==> flow/design.v <==
module IIR(clk, rst, Start, load, DIn, RAddr, data_done, WEN, Yn, WAddr, Finish);
	parameter n = 16;
	parameter m = 20;
	input clk, rst;
	input Start;
	input data_done;
	input [n-1:0]DIn;
	output WEN, load;
	output Finish;
	output [n-1:0]Yn;
	output [m-1:0]RAddr;
	output [m-1:0]WAddr;
	wire control_state;
	control_FSM control(
		.clk(clk), .rst(rst),
		.start(Start), .data_done(data_done), .load(load), .RAddr(RAddr), .state(control_state)
	);
	datapath dp(
		.clk(clk), .rst(rst),
		.command(control_state), .RAddr(RAddr), .DIn(DIn), .WEN(WEN), .Yn(Yn), .WAddr(WAddr), .finish(Finish)
	);
endmodule
module control_FSM(clk, rst, start, data_done, load, RAddr, state);
	parameter m = 20;
	parameter idle = 1'b0;
	parameter read = 1'b1;
	input clk, rst, start, data_done;
	output load, state;
	output [m-1:0]RAddr;
	reg load, state;
	reg [m-1:0]RAddr;
	reg next_load, next_state;
	reg [m-1:0]next_RAddr;
	always@(*) begin
		next_state = idle;
		next_load = 1'b0;
		next_RAddr = 0;
		case(state)
			idle: begin
				next_state = idle;
				next_RAddr = 0;
				next_load = 1'b0;
				if(start) begin
					next_state = read;
					next_RAddr = 0;
					next_load = 1'b1;
				end
			end
			read: begin
				next_state = read;
				next_RAddr = RAddr + 1;
				next_load = 1'b1;
				if(data_done) begin
					next_state = idle;
					next_RAddr = 0;
					next_load = 1'b0;
				end
			end
		endcase
	end
	always@(posedge clk or posedge rst) begin  
		if(rst)begin
			state <= 1'b0;
			load <= 1'b0;
			RAddr <= {m{1'b0}};
		end else begin
			state <= next_state;
			load <= next_load;
			RAddr <= next_RAddr;
		end
	end
endmodule
module datapath(clk, rst, command, RAddr, DIn, WEN, Yn, WAddr, finish);
	parameter idle = 1'b0;
	parameter write = 1'b1;
	parameter n = 16;
	parameter m = 20;
	input clk, rst, command;
	input [m-1:0]RAddr;
	input [n-1:0]DIn;
	output WEN, finish;
	output [n-1:0]Yn;
	output [m-1:0]WAddr;
	reg WEN, finish, state;
	reg [m-1:0]WAddr;
	reg next_WEN, next_finish, next_state;
	reg [m-1:0]next_WAddr;
	reg [n-1:0]x0, x1, x2, x3, x4, x5;
	reg [n-1:0]y0, y1, y2, y3, y4;
	wire [n-1:0]next_x0, next_x1, next_x2, next_x3, next_x4, next_x5;
	wire [n-1:0]next_y0, next_y1, next_y2, next_y3, next_y4;
	wire [n+6:0]a0, a1, a2, a3, a4, a5, b0, a_all;
	wire [n+8:0]b1, b2, b3, b4, b_all;
	wire [n-1:0]DIn_fix = ~command ? {n{1'b0}} : DIn;
	wire [n-1:0]x0_abs, x1_abs, x2_abs, x3_abs, x4_abs, x5_abs;
	wire [n-1:0]y0_abs, y1_abs, y2_abs, y3_abs, y4_abs;
	assign x0_abs = x0[n-1] ? (~x0 + 1) : x0;
	assign x1_abs = x1[n-1] ? (~x1 + 1) : x1;
	assign x2_abs = x2[n-1] ? (~x2 + 1) : x2;
	assign x3_abs = x3[n-1] ? (~x3 + 1) : x3;
	assign x4_abs = x4[n-1] ? (~x4 + 1) : x4;
	assign x5_abs = x5[n-1] ? (~x5 + 1) : x5;
	assign y0_abs = y0[n-1] ? (~y0 + 1) : y0;
	assign y1_abs = y1[n-1] ? (~y1 + 1) : y1;
	assign y2_abs = y2[n-1] ? (~y2 + 1) : y2;
	assign y3_abs = y3[n-1] ? (~y3 + 1) : y3;
	assign y4_abs = y4[n-1] ? (~y4 + 1) : y4;
	assign a_all = (x0[n-1] ? (~a0 + 1) : a0) +
				   (x1[n-1] ? (~a1 + 1) : a1) +
				   (x2[n-1] ? (~a2 + 1) : a2) +
				   (x3[n-1] ? (~a3 + 1) : a3) +
				   (x4[n-1] ? (~a4 + 1) : a4) +
				   (x5[n-1] ? (~a5 + 1) : a5) +
				   (y0[n-1] ? (~b0 + 1) : b0);
	assign b_all = (y1[n-1] ? b1 : (~b1 + 1)) +
				   (y2[n-1] ? (~b2 + 1) : b2) +
				   (y3[n-1] ? b3 : (~b3 + 1)) +
				   (y4[n-1] ? (~b4 + 1) : b4);
	assign Yn = a_all[n+6:7] + {b_all[n+8], b_all[n+5:7]};
	assign a0 = {x0_abs[n-1],
				( {x0_abs[n-2:0], 7'd0} >> 6 )+
				( {x0_abs[n-2:0], 7'd0} >> 9 )+
				( {x0_abs[n-2:0], 7'd0} >> 10)+
				( {x0_abs[n-2:0], 7'd0} >> 11)+
				( {x0_abs[n-2:0], 7'd0} >> 12)+
				( {x0_abs[n-2:0], 7'd0} >> 13) };
	assign a1 = {x1_abs[n-1],
				( {x1_abs[n-2:0], 7'd0} >> 6 )+
				( {x1_abs[n-2:0], 7'd0} >> 8 )+
				( {x1_abs[n-2:0], 7'd0} >> 10)+
				( {x1_abs[n-2:0], 7'd0} >> 11)+
				( {x1_abs[n-2:0], 7'd0} >> 14) };
	assign a2 = {x2_abs[n-1],
				( {x2_abs[n-2:0], 7'd0} >> 5 )+
				( {x2_abs[n-2:0], 7'd0} >> 8 )+
				( {x2_abs[n-2:0], 7'd0} >> 9 )+
				( {x2_abs[n-2:0], 7'd0} >> 11)+
				( {x2_abs[n-2:0], 7'd0} >> 14) };
	assign a3 = {x3_abs[n-1],
				( {x3_abs[n-2:0], 7'd0} >> 5 )+
				( {x3_abs[n-2:0], 7'd0} >> 8 )+
				( {x3_abs[n-2:0], 7'd0} >> 9 )+
				( {x3_abs[n-2:0], 7'd0} >> 11)+
				( {x3_abs[n-2:0], 7'd0} >> 14) };
	assign a4 = {x4_abs[n-1],
				( {x4_abs[n-2:0], 7'd0} >> 6 )+
				( {x4_abs[n-2:0], 7'd0} >> 8 )+
				( {x4_abs[n-2:0], 7'd0} >> 10)+
				( {x4_abs[n-2:0], 7'd0} >> 11)+
				( {x4_abs[n-2:0], 7'd0} >> 14) };
	assign a5 = {x5_abs[n-1],
				( {x5_abs[n-2:0], 7'd0} >> 6 )+
				( {x5_abs[n-2:0], 7'd0} >> 9 )+
				( {x5_abs[n-2:0], 7'd0} >> 10)+
				( {x5_abs[n-2:0], 7'd0} >> 11)+
				( {x5_abs[n-2:0], 7'd0} >> 12)+
				( {x5_abs[n-2:0], 7'd0} >> 13) };
	assign b0 = {y0_abs[n-1],
				( {y0_abs[n-2:0], 7'd0} >> 2 )+
				( {y0_abs[n-2:0], 7'd0} >> 3 )+
				( {y0_abs[n-2:0], 7'd0} >> 8 )+
				( {y0_abs[n-2:0], 7'd0} >> 11)+
				( {y0_abs[n-2:0], 7'd0} >> 13)+
				( {y0_abs[n-2:0], 7'd0} >> 14) };
	assign b1 = {y1_abs[n-1],
				( {2'd0, y1_abs[n-2:0], 7'd0}      )+
				( {2'd0, y1_abs[n-2:0], 7'd0} >> 1 )+
				( {2'd0, y1_abs[n-2:0], 7'd0} >> 3 )+
				( {2'd0, y1_abs[n-2:0], 7'd0} >> 6 )+
				( {2'd0, y1_abs[n-2:0], 7'd0} >> 7 )+
				( {2'd0, y1_abs[n-2:0], 7'd0} >> 8 )+
				( {2'd0, y1_abs[n-2:0], 7'd0} >> 10)+
				( {2'd0, y1_abs[n-2:0], 7'd0} >> 11)+
				( {2'd0, y1_abs[n-2:0], 7'd0} >> 12)+
				( {2'd0, y1_abs[n-2:0], 7'd0} >> 13) };
	assign b2 = {y2_abs[n-1],
				( {2'd0, y2_abs[n-2:0], 7'd0} << 1 )+
				( {2'd0, y2_abs[n-2:0], 7'd0}      )+
				( {2'd0, y2_abs[n-2:0], 7'd0} >> 2 )+
				( {2'd0, y2_abs[n-2:0], 7'd0} >> 4 )+
				( {2'd0, y2_abs[n-2:0], 7'd0} >> 5 )+
				( {2'd0, y2_abs[n-2:0], 7'd0} >> 6 )+
				( {2'd0, y2_abs[n-2:0], 7'd0} >> 7 )+
				( {2'd0, y2_abs[n-2:0], 7'd0} >> 8 ) };
	assign b3 = {y3_abs[n-1],
				( {2'd0, y3_abs[n-2:0], 7'd0} << 2 )+
				( {2'd0, y3_abs[n-2:0], 7'd0} >> 7 )+
				( {2'd0, y3_abs[n-2:0], 7'd0} >> 9 )+
				( {2'd0, y3_abs[n-2:0], 7'd0} >> 10)+
				( {2'd0, y3_abs[n-2:0], 7'd0} >> 12) };
	assign b4 = {y4_abs[n-1],
				( {2'd0, y4_abs[n-2:0], 7'd0} << 1 )+
				( {2'd0, y4_abs[n-2:0], 7'd0} >> 1 )+
				( {2'd0, y4_abs[n-2:0], 7'd0} >> 2 )+
				( {2'd0, y4_abs[n-2:0], 7'd0} >> 7 )+
				( {2'd0, y4_abs[n-2:0], 7'd0} >> 13)+
				( {2'd0, y4_abs[n-2:0], 7'd0} >> 14) };
	assign next_x0 = x1;
	assign next_x1 = x2;
	assign next_x2 = x3;
	assign next_x3 = x4;
	assign next_x4 = x5;
	assign next_x5 = DIn_fix;
	assign next_y0 = y1;
	assign next_y1 = y2;
	assign next_y2 = y3;
	assign next_y3 = y4;
	assign next_y4 = Yn;
	always@(*) begin
		next_state = idle;
		next_WEN = 1'b0;
		next_finish = 1'b0;
		next_WAddr = {m{1'b0}};
		case(state)
			idle: begin
				next_state = idle;
				next_WEN = 1'b0;
				next_finish = 1'b0;
				next_WAddr = {m{1'b0}};
				if(command) begin
					next_state = write;
					next_WEN = 1'b1;
					next_finish = 1'b0;
					next_WAddr = {m{1'b0}};
				end
			end
			write: begin
				next_state = write;
				next_WEN = 1'b1;
				next_finish = 1'b0;
				next_WAddr = RAddr;
				if(~command) begin
					next_state = idle;
					next_WEN = 1'b0;
					next_finish = 1'b1;
					next_WAddr = {m{1'b0}};
				end
			end
		endcase
	end
	always@(posedge clk or posedge rst) begin  
		if(rst)begin
			state <= 1'b0;
			WEN <= 1'b0;
			finish <= 1'b0;
			WAddr <= {m{1'b0}};
			x0 <= {n{1'b0}};
			x1 <= {n{1'b0}};
			x2 <= {n{1'b0}};
			x3 <= {n{1'b0}};
			x4 <= {n{1'b0}};
			x5 <= {n{1'b0}};
			y0 <= {n{1'b0}};
			y1 <= {n{1'b0}};
			y2 <= {n{1'b0}};
			y3 <= {n{1'b0}};
			y4 <= {n{1'b0}};
		end else begin
			state <= next_state;
			WEN <= next_WEN;
			finish <= next_finish;
			WAddr <= next_WAddr;
			x0 <= next_x0;
			x1 <= next_x1;
			x2 <= next_x2;
			x3 <= next_x3;
			x4 <= next_x4;
			x5 <= next_x5;
			y0 <= next_y0;
			y1 <= next_y1;
			y2 <= next_y2;
			y3 <= next_y3;
			y4 <= next_y4;
		end
	end
endmodule
# Tool chain data of IIR
# What the tools print for IIR, step after step.
# Lines are those of the file above, counted from 1.
# Operators: Yosys type, input widths -> output width; for muxes data width and select width s.
# Cell names lack the library's common part.
# Not given: --
# design
design,IIR
clock_port,clk
library,sky130hd
corner,tt_025C_1v80

# Elaborated design
# Source: Yosys, flattened and elaborated, memories not mapped. Widths are those after wreduce; folded enables and synchronous resets count as part of the registers. Registers that Yosys merges into a memory's read port (data or address) are not register bits. Print and check cells do not count. Equal cells are merged and count once.
# classes
muxes,33
logic,24
addsub,89
# op_table
operator,count
$mux 16,12
$add 16x1->16 const B,11
$not 16->16,11
$add 23x1->23 const B,7
$not 23->23,7
$mux 23,7
$add 22x11->22,7
$add 23x23->23,6
$add 22x8->22,5
$add 25x1->25 const B,4
$not 25->25,4
$mux 25,4
$add 24x15->24,4
$add 22x12->22,4
$pmux 20 s2,2
$add 25x25->25,3
$add 22x9->22,3
$add 24x10->24,2
$add 24x12->24,2
$add 24x14->24,2
$add 24x16->24,2
$add 24x20->24,2
$add 24x9->24,2
$add 22x10->22,2
$add 22x13->22,2
$mux 20,2
$add 17x14->18,2
$add 16x13->17,2
# Not listed: further kinds 17, cells in them 23.
# bits
out_inout_bits,59
in_bits,20
ff_bits,219
elab_cells,162

# Longest topological paths
# Yosys ltp: most cells in a row. Word level: on the elaborated netlist, between registers, memories and ports. Mapped: between sequential cells and ports; inverters and the memories' decode and read muxes count.
# logic_depth
depth_word,19
abc_area,0
ltp_mapped,54
ltp_nobuf,54

# Mapped cells and area
# The flow's flattened synthesis, as Yosys stat reports it; memories are mapped. The netlist is that of the ABC_AREA named above (0 if unset); the other value can give another one.
# The area totals of this step are shown rounded.
# by_type
cell_type,count,type_area_um2
fa_1,523,1.05E+04
ha_1,545,6819.04
dfrtp_1,219,5.48E+03
xnor2_1,459,4.02E+03
inv_1,668,2.51E+03
xor2_1,193,1.69E+03
o21ai_0,236,1.18E+03
a21oi_1,209,1.05E+03
nand2_1,274,1.03E+03
nor2_1,272,1.02E+03
a21o_1,84,630.605
o21a_1,75,563.04
or3_1,78,487.968
nor3_1,96,480.461
o31ai_1,63,472.954
nand2b_1,75,469.2
and3_1,49,306.544
nor2b_1,47,294.032
# Other cell types: 78; their cells: 691.
# mapped
seqArea_um2,5480
area_um2,44100
ff_cells,219
cell_count,4856
buffers,71
# The figures by module come from a second, unflattened synthesis with its own total; it is not the netlist above.
# unflattened
cells_unflattened,4564
area_unflattened_um2,42470
# Each row is one instance without its submodules.
# modules
mod,seq_area_um2,instances,area_um2,n_cells
datapath,4955,1,41470,4459
control_FSM,525.5,1,996.0,105
IIR,0.0,1,0.0,0

# Timing after synthesis
# Source: OpenSTA report_checks on the synthesized netlist (no wires, ideal clock, input and output delay 20% of the period each), path of least setup slack; recovery checks are left aside. Register names are those of the netlist, which keeps one name where synthesis merged equal registers.
# synth_path
path_type,flip-flop to output port
start,reg dp.x5[5]
end,out Yn[15]
out_delay_ns,3.200
path_buffers,2
arrival_ns,12.248
delay_ns,12.248
setup_slack_ns,0.552
driving_pins,54
tclk_ns,16.0
t_required_ns,12.800
launch_ns,0.000
synth_period_reached_ns,15.448
# "delay_ns" = arrival - input delay + setup time.
# A path that ends at an output port has no setup time.
# "driving_pins" counts driving pins, that of a launching flip-flop among them; a cell with two outputs on the path counts twice.
# "synth_period_reached_ns" = period - worst setup slack (recovery checks aside). The figure is calculated, with input and output delays left at 20% of the set period.
# The rows between start and end are the longest chain of elaborated cells between them; the timing report does not say that the signal goes this way. Where chains are equally long, one stands for them.
# Each line given opens the expression or statement behind the cell; cells for indexed reads and writes are added by Yosys, which also makes memories of some case tables.
# synth_between
cell_sequence,dfrtp_1 or4_1 clkbuf_1 o41ai_2 xor2_1 inv_1 buf_2 ha_1 a21o_1 nor3_1 o32a_1 nor2_1 xnor2_1 fa_1 inv_1 fa_1 fa_1 inv_1 (+18 left out) a211o_1 a21o_1 a21boi_0 o21a_1 o21a_1 o21a_1 nor2_1 ha_1 or3_1 o211a_1 o21a_1 o21ai_0 nand2b_1 a21oi_1 xnor2_1 xnor3_1 xnor3_1 xor2_1
elab_chain_len,14
cells_between,14
lines_between,5
cone_classes,add/sub (10); mux (2); logic (2)
# synth_rtl
item,line,text
start: declaration,88,"reg [n-1:0]x0, x1, x2, x3, x4, x5;"
start: assignment,252,x5 <= {n{1'b0}};
start: assignment,268,x5 <= next_x5;
$not 16->16,102,assign x5_abs = x5[n-1] ? (~x5 + 1) : x5;
$add 16x1->16,102,
$mux 16,102,
$add 16x13->17,152,"( {x5_abs[n-2:0], 7'd0} >> 6 )+"
$add 22x12->22,152,
$add 22x11->22,152,
$add 22x10->22,152,
$add 22x9->22,152,
$not 23->23,113,(x5[n-1] ? (~a5 + 1) : a5) +
$add 23x1->23,113,
$mux 23,113,
$add 23x23->23 x2,108,assign a_all = (x0[n-1] ? (~a0 + 1) : a0) +
$add 16x16->16,119,"assign Yn = a_all[n+6:7] + {b_all[n+8], b_all[n+5:7]};"
end: declaration,10,output [n-1:0]Yn;

# Timing after layout
# From the final timing report of run 1: the path of least setup slack in the routed layout; clock arrival at registers is part of the times.
# layout_path
path_type,flip-flop to output port
start,reg dp.x5[5]
end,out Yn[15]
launch_ns,0.59
arrival_ns,14.74
setup_slack_ns,2.62
driving_pins,48
path_buffers,1
tclk_ns,21.7
out_delay_ns,4.34
t_required_ns,17.36
# The rows between start and end are the longest chain of elaborated cells between them; the timing report does not say that the signal goes this way. Where chains are equally long, one stands for them.
# layout_between
cell_sequence,dfrtp_1 nor4_1 a21oi_1 xnor2_1 ha_1 a21o_1 a31oi_1 xnor2_1 fa_1 inv_1 fa_1 fa_1 inv_1 ha_1 and3_1 a221oi_1 xnor2_1 or3_1 (+12 left out) a21o_1 a21boi_0 o21a_1 o21a_1 o21a_1 nor2_1 ha_1 or3_1 o211a_1 o21a_1 o21ai_0 nand2b_1 a21oi_1 xnor2_1 xnor3_1 xnor3_1 xor2_1 clkdlybuf4s50_1
elab_chain_len,14
cells_between,14
lines_between,5
cone_classes,add/sub (10); mux (2); logic (2)
# layout_rtl
item,line,text
start: declaration,88,"reg [n-1:0]x0, x1, x2, x3, x4, x5;"
start: assignment,252,x5 <= {n{1'b0}};
start: assignment,268,x5 <= next_x5;
$not 16->16,102,assign x5_abs = x5[n-1] ? (~x5 + 1) : x5;
$add 16x1->16,102,
$mux 16,102,
$add 16x13->17,152,"( {x5_abs[n-2:0], 7'd0} >> 6 )+"
$add 22x12->22,152,
$add 22x11->22,152,
$add 22x10->22,152,
$add 22x9->22,152,
$not 23->23,113,(x5[n-1] ? (~a5 + 1) : a5) +
$add 23x1->23,113,
$mux 23,113,
$add 23x23->23 x2,108,assign a_all = (x0[n-1] ? (~a0 + 1) : a0) +
$add 16x16->16,119,"assign Yn = a_all[n+6:7] + {b_all[n+8], b_all[n+5:7]};"
end: declaration,10,output [n-1:0]Yn;

# Below are 5 stored runs of the flow (Yosys, OpenROAD; platform sky130hd) on IIR, each with its settings and what was measured, unordered. Constraints: input delay and output delay 20% of the set period each, output load 0.01 pF.
# "achieved_clock_period_ns" = clock period - worst setup slack. The figure is calculated, with input and output delays left at 20% of the set period.
# "worst_setup_path_time_ns" means the part of the period allowed to the worst setup path (the constraints hold back 20% at inputs and 20% at outputs) less its slack; where the path has registers, the arrival times of their clocks count too.
# The results are shown rounded.
# A setting shown as n/a is not set for that run.
# Results: n/a = not shown.
name,run 1,run 2,run 3,run 4,run 5
CELL_PAD_IN_SITES_GLOBAL_PLACEMENT,0,n/a,0,n/a,n/a
CORE_MARGIN,5,2,5,2,2
CORE_UTILIZATION,61,40,61,46,40
GPL_TIMING_DRIVEN,1,n/a,1,n/a,n/a
HOLD_SLACK_MARGIN,0.15,n/a,n/a,n/a,n/a
MAX_ROUTING_LAYER,met4,n/a,met4,n/a,n/a
PLACE_DENSITY,0.64,n/a,n/a,n/a,n/a
period_ns,21.7,16.0,21.7,9.18,23.9
CAP_MARGIN,20,20,20,40,20
SLEW_MARGIN,20,20,20,20,20
CELL_PAD_IN_SITES_DETAIL_PLACEMENT,n/a,n/a,1,0,n/a
PLACE_DENSITY_LB_ADDON,n/a,n/a,0.21,0.04,n/a
SETUP_SLACK_MARGIN,n/a,n/a,4.67,n/a,n/a
CORE_ASPECT_RATIO,n/a,n/a,n/a,1.21,n/a
GPL_ROUTABILITY_DRIVEN,n/a,n/a,n/a,0,n/a
MIN_ROUTING_LAYER,n/a,n/a,n/a,met1,n/a
TNS_END_PERCENT,n/a,n/a,n/a,35,n/a
finalCellArea_um2,47000,50450,n/a,61180,47620
dieArea_um2,77770,112900,n/a,98370,112900
achieved_clock_period_ns,19.082,15.714,n/a,14.372,19.664
post_synth_area_um2,44100,44100,n/a,44100,44100
worst_setup_path_time_ns,14.74,12.51,n/a,12.54,14.88
worst_setup_path_type,flip-flop to output port,flip-flop to output port,n/a,flip-flop to output port,flip-flop to output port
fin_hold_ws_ns,0.418,0.417,n/a,0.404,0.423
setupTns_ns,0.000,0.000,n/a,-76.15,0.000
layout_utilization_frac,0.656,0.462,n/a,0.645,0.436
worstSetupSlack_ns,2.618,0.286,n/a,-5.192,4.236
# Run 3: incomplete, routing halted on GRT-0116
